==> flow/design.v <==
module axi_gpio #(
    parameter int N_GPIOS = 32,
    parameter int AXI_ADDR_WIDTH = 12,
    parameter int AXI_DATA_WIDTH = 32
)(
   input aclk,
   input aresetn, 
   input  logic [N_GPIOS-1:0] gpio_in_raw ,
   output logic [N_GPIOS-1:0] gpio_out,
   output logic irq,  
   output logic arready,
   input logic [AXI_ADDR_WIDTH-1:0] araddr,
   input logic arvalid,
   output logic [AXI_DATA_WIDTH-1:0] rdata,
   output logic [1:0] rresp,
   output logic rvalid,
   input logic rready,
   input logic wvalid,
   output logic wready,
   input logic [AXI_DATA_WIDTH-1:0] wdata,
   input logic [AXI_DATA_WIDTH/8-1:0] wstrb,
   input logic bready,
   output logic bvalid,
   output logic [1:0] bresp,
   output logic awready,
   input logic [AXI_ADDR_WIDTH-1:0] awaddr,
   input logic awvalid
);
  localparam logic [31:0] VERSION = 32'h0001_0000;
  localparam int WORD_IDX_W = (AXI_ADDR_WIDTH >= 2) ? (AXI_ADDR_WIDTH-2) : 1;
  localparam logic [WORD_IDX_W-1:0] VERSION_WORD = 'h0B;  
  localparam logic [WORD_IDX_W-1:0] SCRATCH_WORD = 'h0C;  
  localparam logic [WORD_IDX_W-1:0] DIR_WORD       = 'h000;  
  localparam logic [WORD_IDX_W-1:0] OUT_WORD       = 'h001;  
  localparam logic [WORD_IDX_W-1:0] OUT_SET_WORD   = 'h002;  
  localparam logic [WORD_IDX_W-1:0] OUT_CLR_WORD   = 'h003;  
  localparam logic [WORD_IDX_W-1:0] IN_WORD        = 'h004;  
  localparam logic [WORD_IDX_W-1:0] IRQ_MASK_WORD  = 'h005;  
  localparam logic [WORD_IDX_W-1:0] IRQ_STATUS_WORD= 'h006;  
  localparam logic [WORD_IDX_W-1:0] IRQ_CLEAR_WORD = 'h007;  
  localparam logic [WORD_IDX_W-1:0] EDGE_EN_WORD   = 'h008;  
  localparam logic [WORD_IDX_W-1:0] EDGE_POL_WORD  = 'h009;  
  localparam logic [WORD_IDX_W-1:0] LVL_POL_WORD   = 'h00A;  
  localparam logic [WORD_IDX_W-1:0] DEBOUNCE_WORD  = 'h00D;  
  logic [AXI_DATA_WIDTH-1:0] scratch_q;  
  logic [N_GPIOS-1:0] dir_q, out_q;
  logic [N_GPIOS-1:0] in_meta, in_sync;  
  logic [N_GPIOS-1:0] clr_mask, clr_mask_next;
  logic [N_GPIOS-1:0] irq_mask_q, irq_status_q, edge_en_q, edge_pol_q, lvl_pol_q;
  logic [7:0]         debounce_cfg_q;             
  logic [N_GPIOS-1:0] in_db_q, in_db_d;          
  logic [AXI_ADDR_WIDTH-1:0] araddr_q;
  logic [AXI_ADDR_WIDTH-1:0] awaddr_q;
  logic [AXI_DATA_WIDTH-1:0] wdata_q;
  logic [AXI_DATA_WIDTH/8-1:0] wstrb_q;
  logic                  ar_hs;  
  assign ar_hs         = arvalid & arready;
  function automatic logic [AXI_DATA_WIDTH-1:0] apply_wstrb(
    input logic [AXI_DATA_WIDTH-1:0] cur,
    input logic [AXI_DATA_WIDTH-1:0] wdata_i,
    input logic [AXI_DATA_WIDTH/8-1:0] wstrb_i
);
logic [AXI_DATA_WIDTH-1:0] mask;
mask = { {8{wstrb_i[3]}}, {8{wstrb_i[2]}}, {8{wstrb_i[1]}}, {8{wstrb_i[0]}} };
apply_wstrb = (cur & ~mask) | (wdata_i & mask);
  endfunction
function automatic [N_GPIOS-1:0] apply_wstrb_to_gpio(
  input [N_GPIOS-1:0]            prev,
  input [AXI_DATA_WIDTH-1:0]     wdata_i,
  input [AXI_DATA_WIDTH/8-1:0]   wstrb_i
);
  logic [AXI_DATA_WIDTH-1:0] prev_ext, nxt_ext;
  prev_ext                 = '0;
  prev_ext[N_GPIOS-1:0]    = prev;
  nxt_ext                  = apply_wstrb(prev_ext, wdata_i, wstrb_i);
  apply_wstrb_to_gpio = nxt_ext[N_GPIOS-1:0];
endfunction
function automatic [N_GPIOS-1:0] w1_mask_gpio(
  input [AXI_DATA_WIDTH-1:0]     wdata_i,
  input [AXI_DATA_WIDTH/8-1:0]   wstrb_i
);
  logic [AXI_DATA_WIDTH-1:0] strobe_mask;
  logic [AXI_DATA_WIDTH-1:0] masked;
  strobe_mask = '0;
  for (int b = 0; b < AXI_DATA_WIDTH/8; b++)
    strobe_mask[8*b +: 8] = {8{wstrb_i[b]}};
    masked = wdata_i & strobe_mask;
  w1_mask_gpio = masked[N_GPIOS-1:0];
endfunction
always_ff @(posedge aclk or negedge aresetn) begin
  if (!aresetn) begin
    in_meta <= '0;
    in_sync <= '0;
  end else begin
    in_meta <= gpio_in_raw;  
    in_sync <= in_meta;      
  end
end
logic [7:0] db_cnt   [0:N_GPIOS-1];  
always_ff @(posedge aclk or negedge aresetn) begin
  if (!aresetn) begin
    for (int i=0;i<N_GPIOS;i++) begin
      db_cnt[i] <= '0;
    end
    in_db_q <= '0;
  end else begin
    if (debounce_cfg_q == 8'd0) begin
      in_db_q <= in_sync;
      for (int i=0;i<N_GPIOS;i++) db_cnt[i] <= '0;
    end else begin
      for (int i=0;i<N_GPIOS;i++) begin
        if (in_sync[i] == in_db_q[i]) begin
          db_cnt[i] <= '0;  
        end else begin
          db_cnt[i] <= db_cnt[i] + 8'd1;
          if (db_cnt[i] >= debounce_cfg_q) begin
            in_db_q[i] <= in_sync[i];  
            db_cnt[i]  <= '0;
          end
        end
      end
    end
  end
end
always_ff @(posedge aclk or negedge aresetn) begin
  if (!aresetn) in_db_d <= '0;
  else          in_db_d <= in_db_q;
end
wire [N_GPIOS-1:0] rise =  in_db_q & ~in_db_d;
wire [N_GPIOS-1:0] fall = ~in_db_q &  in_db_d;
wire [N_GPIOS-1:0] edge_evt  = ((edge_pol_q & rise) | (~edge_pol_q & fall)) & edge_en_q;
wire [N_GPIOS-1:0] level_evt = (in_db_q    ^ ~lvl_pol_q) & ~edge_en_q;
wire [N_GPIOS-1:0] new_events = edge_evt | level_evt;
always_ff @(posedge aclk or negedge aresetn) begin
  if (!aresetn) begin
    irq_status_q <= '0;
  end else begin
    irq_status_q <= (irq_status_q | new_events) & ~clr_mask;
  end
end
assign irq = |(irq_status_q & irq_mask_q);
    logic aw_hs, w_hs;
    assign aw_hs = awvalid && awready;
    assign w_hs = wvalid && wready;
    always_ff @(posedge aclk or negedge aresetn)begin
        if(!aresetn)begin
            awready <= 1'b1;
            bvalid <= 1'b0;
            bresp <= 2'b00;
            wready <= 1'b1;
            awaddr_q <= '0;
            wdata_q <= '0;
            wstrb_q <= '0;
            scratch_q <= '0;
            irq_mask_q     <= '0;
            edge_en_q      <= '0;             
            edge_pol_q     <= {N_GPIOS{1'b1}};   
            lvl_pol_q      <= {N_GPIOS{1'b1}};   
            debounce_cfg_q <= 8'd0;           
            clr_mask_next <= '0;
            dir_q <= '0;
            out_q <= '0;
        end else begin
            if(awready && awvalid)begin 
                awready <= 1'b0;     
                awaddr_q <= awaddr;  
            end
            if(wready && wvalid) begin
                wready <= 1'b0;
                wdata_q <= wdata;
                wstrb_q <= wstrb;
            end
            clr_mask_next <= '0;
            if (!bvalid && !awready && !wready)begin  
                unique case (awaddr_q[AXI_ADDR_WIDTH-1:2])
                    DIR_WORD: dir_q <= apply_wstrb_to_gpio(dir_q,wdata_q,wstrb_q);
                    OUT_WORD: out_q <= apply_wstrb_to_gpio(out_q,wdata_q,wstrb_q);
                    OUT_SET_WORD: begin  
                        out_q <= out_q | w1_mask_gpio(wdata_q, wstrb_q);
                    end
                    OUT_CLR_WORD: begin  
                        out_q <= out_q & ~w1_mask_gpio(wdata_q, wstrb_q);
                    end
                    SCRATCH_WORD: scratch_q <= apply_wstrb(scratch_q, wdata_q, wstrb_q);
                    IRQ_MASK_WORD:  irq_mask_q  <= apply_wstrb_to_gpio(irq_mask_q,  wdata_q, wstrb_q);
                    EDGE_EN_WORD:   edge_en_q   <= apply_wstrb_to_gpio(edge_en_q,   wdata_q, wstrb_q);
                    EDGE_POL_WORD:  edge_pol_q  <= apply_wstrb_to_gpio(edge_pol_q,  wdata_q, wstrb_q);
                    LVL_POL_WORD:   lvl_pol_q   <= apply_wstrb_to_gpio(lvl_pol_q,   wdata_q, wstrb_q);
                    IRQ_CLEAR_WORD: begin
                      clr_mask_next <= w1_mask_gpio(wdata_q, wstrb_q);
                    end
                     DEBOUNCE_WORD: begin
                        if (wstrb_q[0]) debounce_cfg_q <= wdata_q[7:0];
                      end
                    default: ;
                endcase       
                bvalid <= 1'b1;
                bresp <= 2'b00;  
        end
            if(bvalid && bready)begin
                bvalid <= 1'b0;
                awready <= 1'b1;
                wready <= 1'b1;
        end
        end
    end
always_ff @(posedge aclk or negedge aresetn) begin
  if (!aresetn) clr_mask <= '0;
  else          clr_mask <= clr_mask_next;
end
  always_ff @(posedge aclk or negedge aresetn)begin
    if(!aresetn) begin
        arready <= 1'b1;
        rvalid <= 1'b0;
        rdata <= '0;
        rresp <= 2'b00;  
    end
    else begin
        if(arready && arvalid) begin
            araddr_q <= araddr;
            arready <= 1'b0;
            rvalid <= 1'b1;
            unique case (araddr[AXI_ADDR_WIDTH-1:2])
                DIR_WORD:      rdata <= {{(AXI_DATA_WIDTH-N_GPIOS){1'b0}}, dir_q};  
                OUT_WORD:      rdata <= {{(AXI_DATA_WIDTH-N_GPIOS){1'b0}}, out_q};
                OUT_SET_WORD:  rdata <= {{(AXI_DATA_WIDTH-N_GPIOS){1'b0}}, out_q};  
                OUT_CLR_WORD:  rdata <= {{(AXI_DATA_WIDTH-N_GPIOS){1'b0}}, out_q};  
                IN_WORD:         rdata <= {{(AXI_DATA_WIDTH-N_GPIOS){1'b0}}, in_db_q};  
                IRQ_MASK_WORD:   rdata <= {{(AXI_DATA_WIDTH-N_GPIOS){1'b0}}, irq_mask_q};
                IRQ_STATUS_WORD: rdata <= {{(AXI_DATA_WIDTH-N_GPIOS){1'b0}}, irq_status_q};
                EDGE_EN_WORD:    rdata <= {{(AXI_DATA_WIDTH-N_GPIOS){1'b0}}, edge_en_q};
                EDGE_POL_WORD:   rdata <= {{(AXI_DATA_WIDTH-N_GPIOS){1'b0}}, edge_pol_q};
                LVL_POL_WORD:    rdata <= {{(AXI_DATA_WIDTH-N_GPIOS){1'b0}}, lvl_pol_q};
                DEBOUNCE_WORD:   rdata <= {{(AXI_DATA_WIDTH-8){1'b0}}, debounce_cfg_q};
                VERSION_WORD: rdata <= VERSION;  
                SCRATCH_WORD: rdata <= scratch_q;
                default: rdata <='0;
            endcase
            rresp <= 2'b00;
        end
        if(rvalid && rready)begin
            rvalid <= 1'b0;
            arready <= 1'b1;
        end
        end
    end
    assign gpio_out = out_q & dir_q;
endmodule
* Step by step through the tools: axi_gpio *
The steps from the RTL of axi_gpio to its reports follow in flow order.
Lines are those of the file above, counted from 1.
Cell names lack the library's common part.
Not given: -

inputs
  top = axi_gpio
  clock port = aclk
  cell library = sky130hd
  library corner = tt_025C_1v80

* Word-level counts *
Source: Yosys, flattened and elaborated. Widths are those after wreduce. Registers that Yosys merges into a memory's read port (data or address) are not register bits. Print and check cells do not count. Equal cells are merged and count once.

cells by class
  add/subtract/negate cells = 32
  $lt $le $gt $ge = 32
  eq/ne operators = 86
  multiplexer cells = 206
  bitwise logic cells = 38
  reduce/logical cells = 92

operator list
  cell                                             count
  two-way mux 8 bit                                96
  AND 32 bit                                       18
  OR 32 bit                                        11
  parallel mux 32 bit (select 11 bit)              1
  inverter 32 bit                                  8
  adder 8 x 1 -> 8 bit (second input constant)     32
  >= comparator 8 bit                              32
  == test 10 x 4 -> 1 bit (second input constant)  11
  two-way mux 1 bit                                106
  parallel mux 32 bit (select 3 bit)               1
  AND reduction 2 bit                              39
  nonzero test 2 bit                               36
  != test 2 bit (second input constant)            32
  two-way mux 32 bit                               2
  == test 10 x 3 -> 1 bit (second input constant)  5
  == test 10 x 2 -> 1 bit (second input constant)  4
  == test 1 bit                                    32
  XOR 32 bit                                       1
  OR reduction 32 bit                              1
  == test 10 x 1 -> 1 bit (second input constant)  2
  logical NOT 10 bit                               2
  logical NOT 8 bit                                1
  logical AND 1 bit                                7
  logical NOT 1 bit                                3
  AND reduction 3 bit                              1
  nonzero test 3 bit                               1
  OR reduction 3 bit                               1

bit counts
  flip-flop bits (word level) = 797
  input port bits = 99
  output and inout bits = 74
  cells after elaboration = 573

* Logic depth *
Depth = most cells in a row (Yosys ltp): at word level without a register or memory, in the mapped netlist without a sequential cell, where the memories' decode and read muxes count.

depth
  depth after elaboration = 8
  ABC_AREA = 0
  depth in mapped cells = 8
  mapped depth without buffers = 7

* After synthesis *
Source: synth_stat.txt of the flow (Yosys; design flattened, memories mapped). It holds for the ABC_AREA given above (unset counts as 0); a run with the other value may have another netlist.

cells by type
  cell type  count  area in all (µm²)
  dfrtp_1    728    1.82E+04
  ha_1       288    3.6E+03
  mux2_2     277    3.12E+03
  dfstp_2    67     1.76E+03
  xor2_1     191    1.67E+03
  nor2_1     384    1.44E+03
  and3_1     131    819.536
  nand3_1    160    800.768
  o21ai_0    139    695.667
  mux2i_1    63     630.605
  nand2_1    138    517.997
  xnor2_1    59     516.746
  a21oi_1    102    510.49
  nand4_1    74     462.944
  inv_1      101    379.114
  nor3_1     71     355.341
  a22oi_1    42     315.302
  a2111oi_0  33     289.027

Other cell types: 44; their cells: 489.

mapped netlist
  standard cells after synthesis = 3,537
  synthesis area = 39,357.7 µm²
  sequential area = 19,977.9 µm²
  flip-flops = 795
  buffer cells = 115

* Timing after synthesis *
Path of least setup slack by OpenSTA after synthesis, without wires, with an ideal clock, recovery checks aside; 20% of the period is set as input and as output delay. Where synthesis merged equal registers, the netlist keeps one of their names.

timing path post-synthesis
  path kind = input-to-reg
  start point = in araddr[7]
  end point = reg rdata[19]
  period = 5.0 ns
  external input delay = 1.000 ns
  setup time = 0.082 ns
  time at the first pin = 1.000 ns
  arrival time = 2.507 ns
  required time = 4.918 ns
  setup slack = 2.411 ns
  path delay = 1.589 ns
  driving pins on the path = 6
  buffers on the path = 1
  synthesis period reached = 2.589 ns

"path delay" is the arrival time less input delay plus setup time.
"driving pins on the path": output pins that drive a net of the path, with the launching flip-flop's if there is one; two outputs of one cell count as two.
"synthesis period reached" is the clock period less the worst setup slack; recovery checks do not enter. This is arithmetic on one report: input and output delays are still those of the set period (20% each).
Between the ends stands the longest chain of elaborated cells between them, by number of cells; it is not shown to be the way that was timed. Of several equally long chains one is given.
A line is the first line of the expression or statement that the cell stems from. Yosys adds cells for indexed reads and writes and turns some case tables into memories.
At most two assigning lines are given for a register; there are more.

on the way, post-synthesis
  cell sequence = or4_4 -> or3_4 -> nor3_4 -> buf_6 -> a21oi_1 -> a31oi_1
  cells in the longest elaborated chain = 3
  elaborated cells between the ends (all ways) = 15
  source lines of those cells = 1
  classes of those cells = eq/ne: 12; mux: 1; reduce/logical: 2

RTL lines, path post-synthesis
  element                              line  RTL
  start: declaration                   12    input logic [AXI_ADDR_WIDTH-1:0] araddr,
  == test 10 x 2 -> 1 bit              223   unique case (araddr[AXI_ADDR_WIDTH-1:2])
  OR reduction 3 bit                   -
  parallel mux 32 bit (select 11 bit)  223
  end: assignment                      224   DIR_WORD:      rdata <= {{(AXI_DATA_WIDTH-N_GPIOS){1'b0}}, dir_q};
  end: assignment                      225   OUT_WORD:      rdata <= {{(AXI_DATA_WIDTH-N_GPIOS){1'b0}}, out_q};
  end: declaration                     14    output logic [AXI_DATA_WIDTH-1:0] rdata,

* Path in the finished layout *
Path of least setup slack in the final report of record 1 (OpenROAD, finished layout, wires in). Where an end is a register, its clock arrival counts in the times.

timing path post-layout
  path kind = reg-to-output
  start point = reg (name not given)
  end point = out irq
  period = 5.0 ns
  external output delay = 1.00 ns
  time at the first pin = 0.66 ns
  arrival time = 2.44 ns
  required time = 4.00 ns
  setup slack = 1.56 ns
  driving pins on the path = 5
  buffers on the path = 1

on the way, post-layout
  cell sequence = dfrtp_1 -> a22oi_2 -> nand4_1 -> or4_4 -> dlygate4sd2_1

RTL lines, path post-layout
  element           line  RTL
  end: declaration  10    output logic irq,

No chain of elaborated cells between the ends is given.

Appendix: measured runs

3 stored runs of axi_gpio in the flow (synthesis by Yosys, layout by OpenROAD, sky130hd cells), in arbitrary order. Constraints: input delay and output delay 20% of the set period each, output load 0.01 pF.
"period reached" is the run's clock period less its worst setup slack. It is reckoned from that one timing run; input and output delays stay at 20% of the period that was set.
"critical path time" means the part of the period allowed to the worst setup path (the constraints hold back 20% at inputs and 20% at outputs) less its slack; where the path has registers, the arrival times of their clocks count too.
"total power after layout" is the tool's figure for a default switching activity; nothing was simulated.
A setting shown as n/a is not set for that run.

setting or result                   record 1       record 2       record 3
CTS_CLUSTER_DIAMETER                230            n/a            324
SETUP_SLACK_MARGIN                  1.48           n/a            1.48
period_ns                           5.0            5.0            5.0
CAP_MARGIN                          20             20             20
CORE_MARGIN                         2              2              2
CORE_UTILIZATION                    40             40             40
SLEW_MARGIN                         20             20             10
ABC_AREA                            n/a            n/a            1
CTS_CLUSTER_SIZE                    n/a            n/a            68
GPL_ROUTABILITY_DRIVEN              n/a            n/a            0
GPL_TIMING_DRIVEN                   n/a            n/a            0
HOLD_SLACK_MARGIN                   n/a            n/a            0.02
MAX_ROUTING_LAYER                   n/a            n/a            met5
lowest setup slack (ns)             1.556          1.175          1.449
total power after layout (mW)       16.076         16.068         13.138
std-cell area (final layout) (µm²)  45,685.1       45,665.0       44,630.3
final design utilization (%)        46.6           46.6           44.5
critical path time (ns)             2.44           2.83           2.55
critical path kind                  reg-to-output  reg-to-output  input-to-reg
synthesized cell area (µm²)         39,357.7       39,357.7       40,525.1
period reached (ns)                 3.444          3.825          3.551
die area (µm²)                      100,921.0      100,921.0      103,874.0
summed negative setup slack (ns)    0.000          0.000          0.000
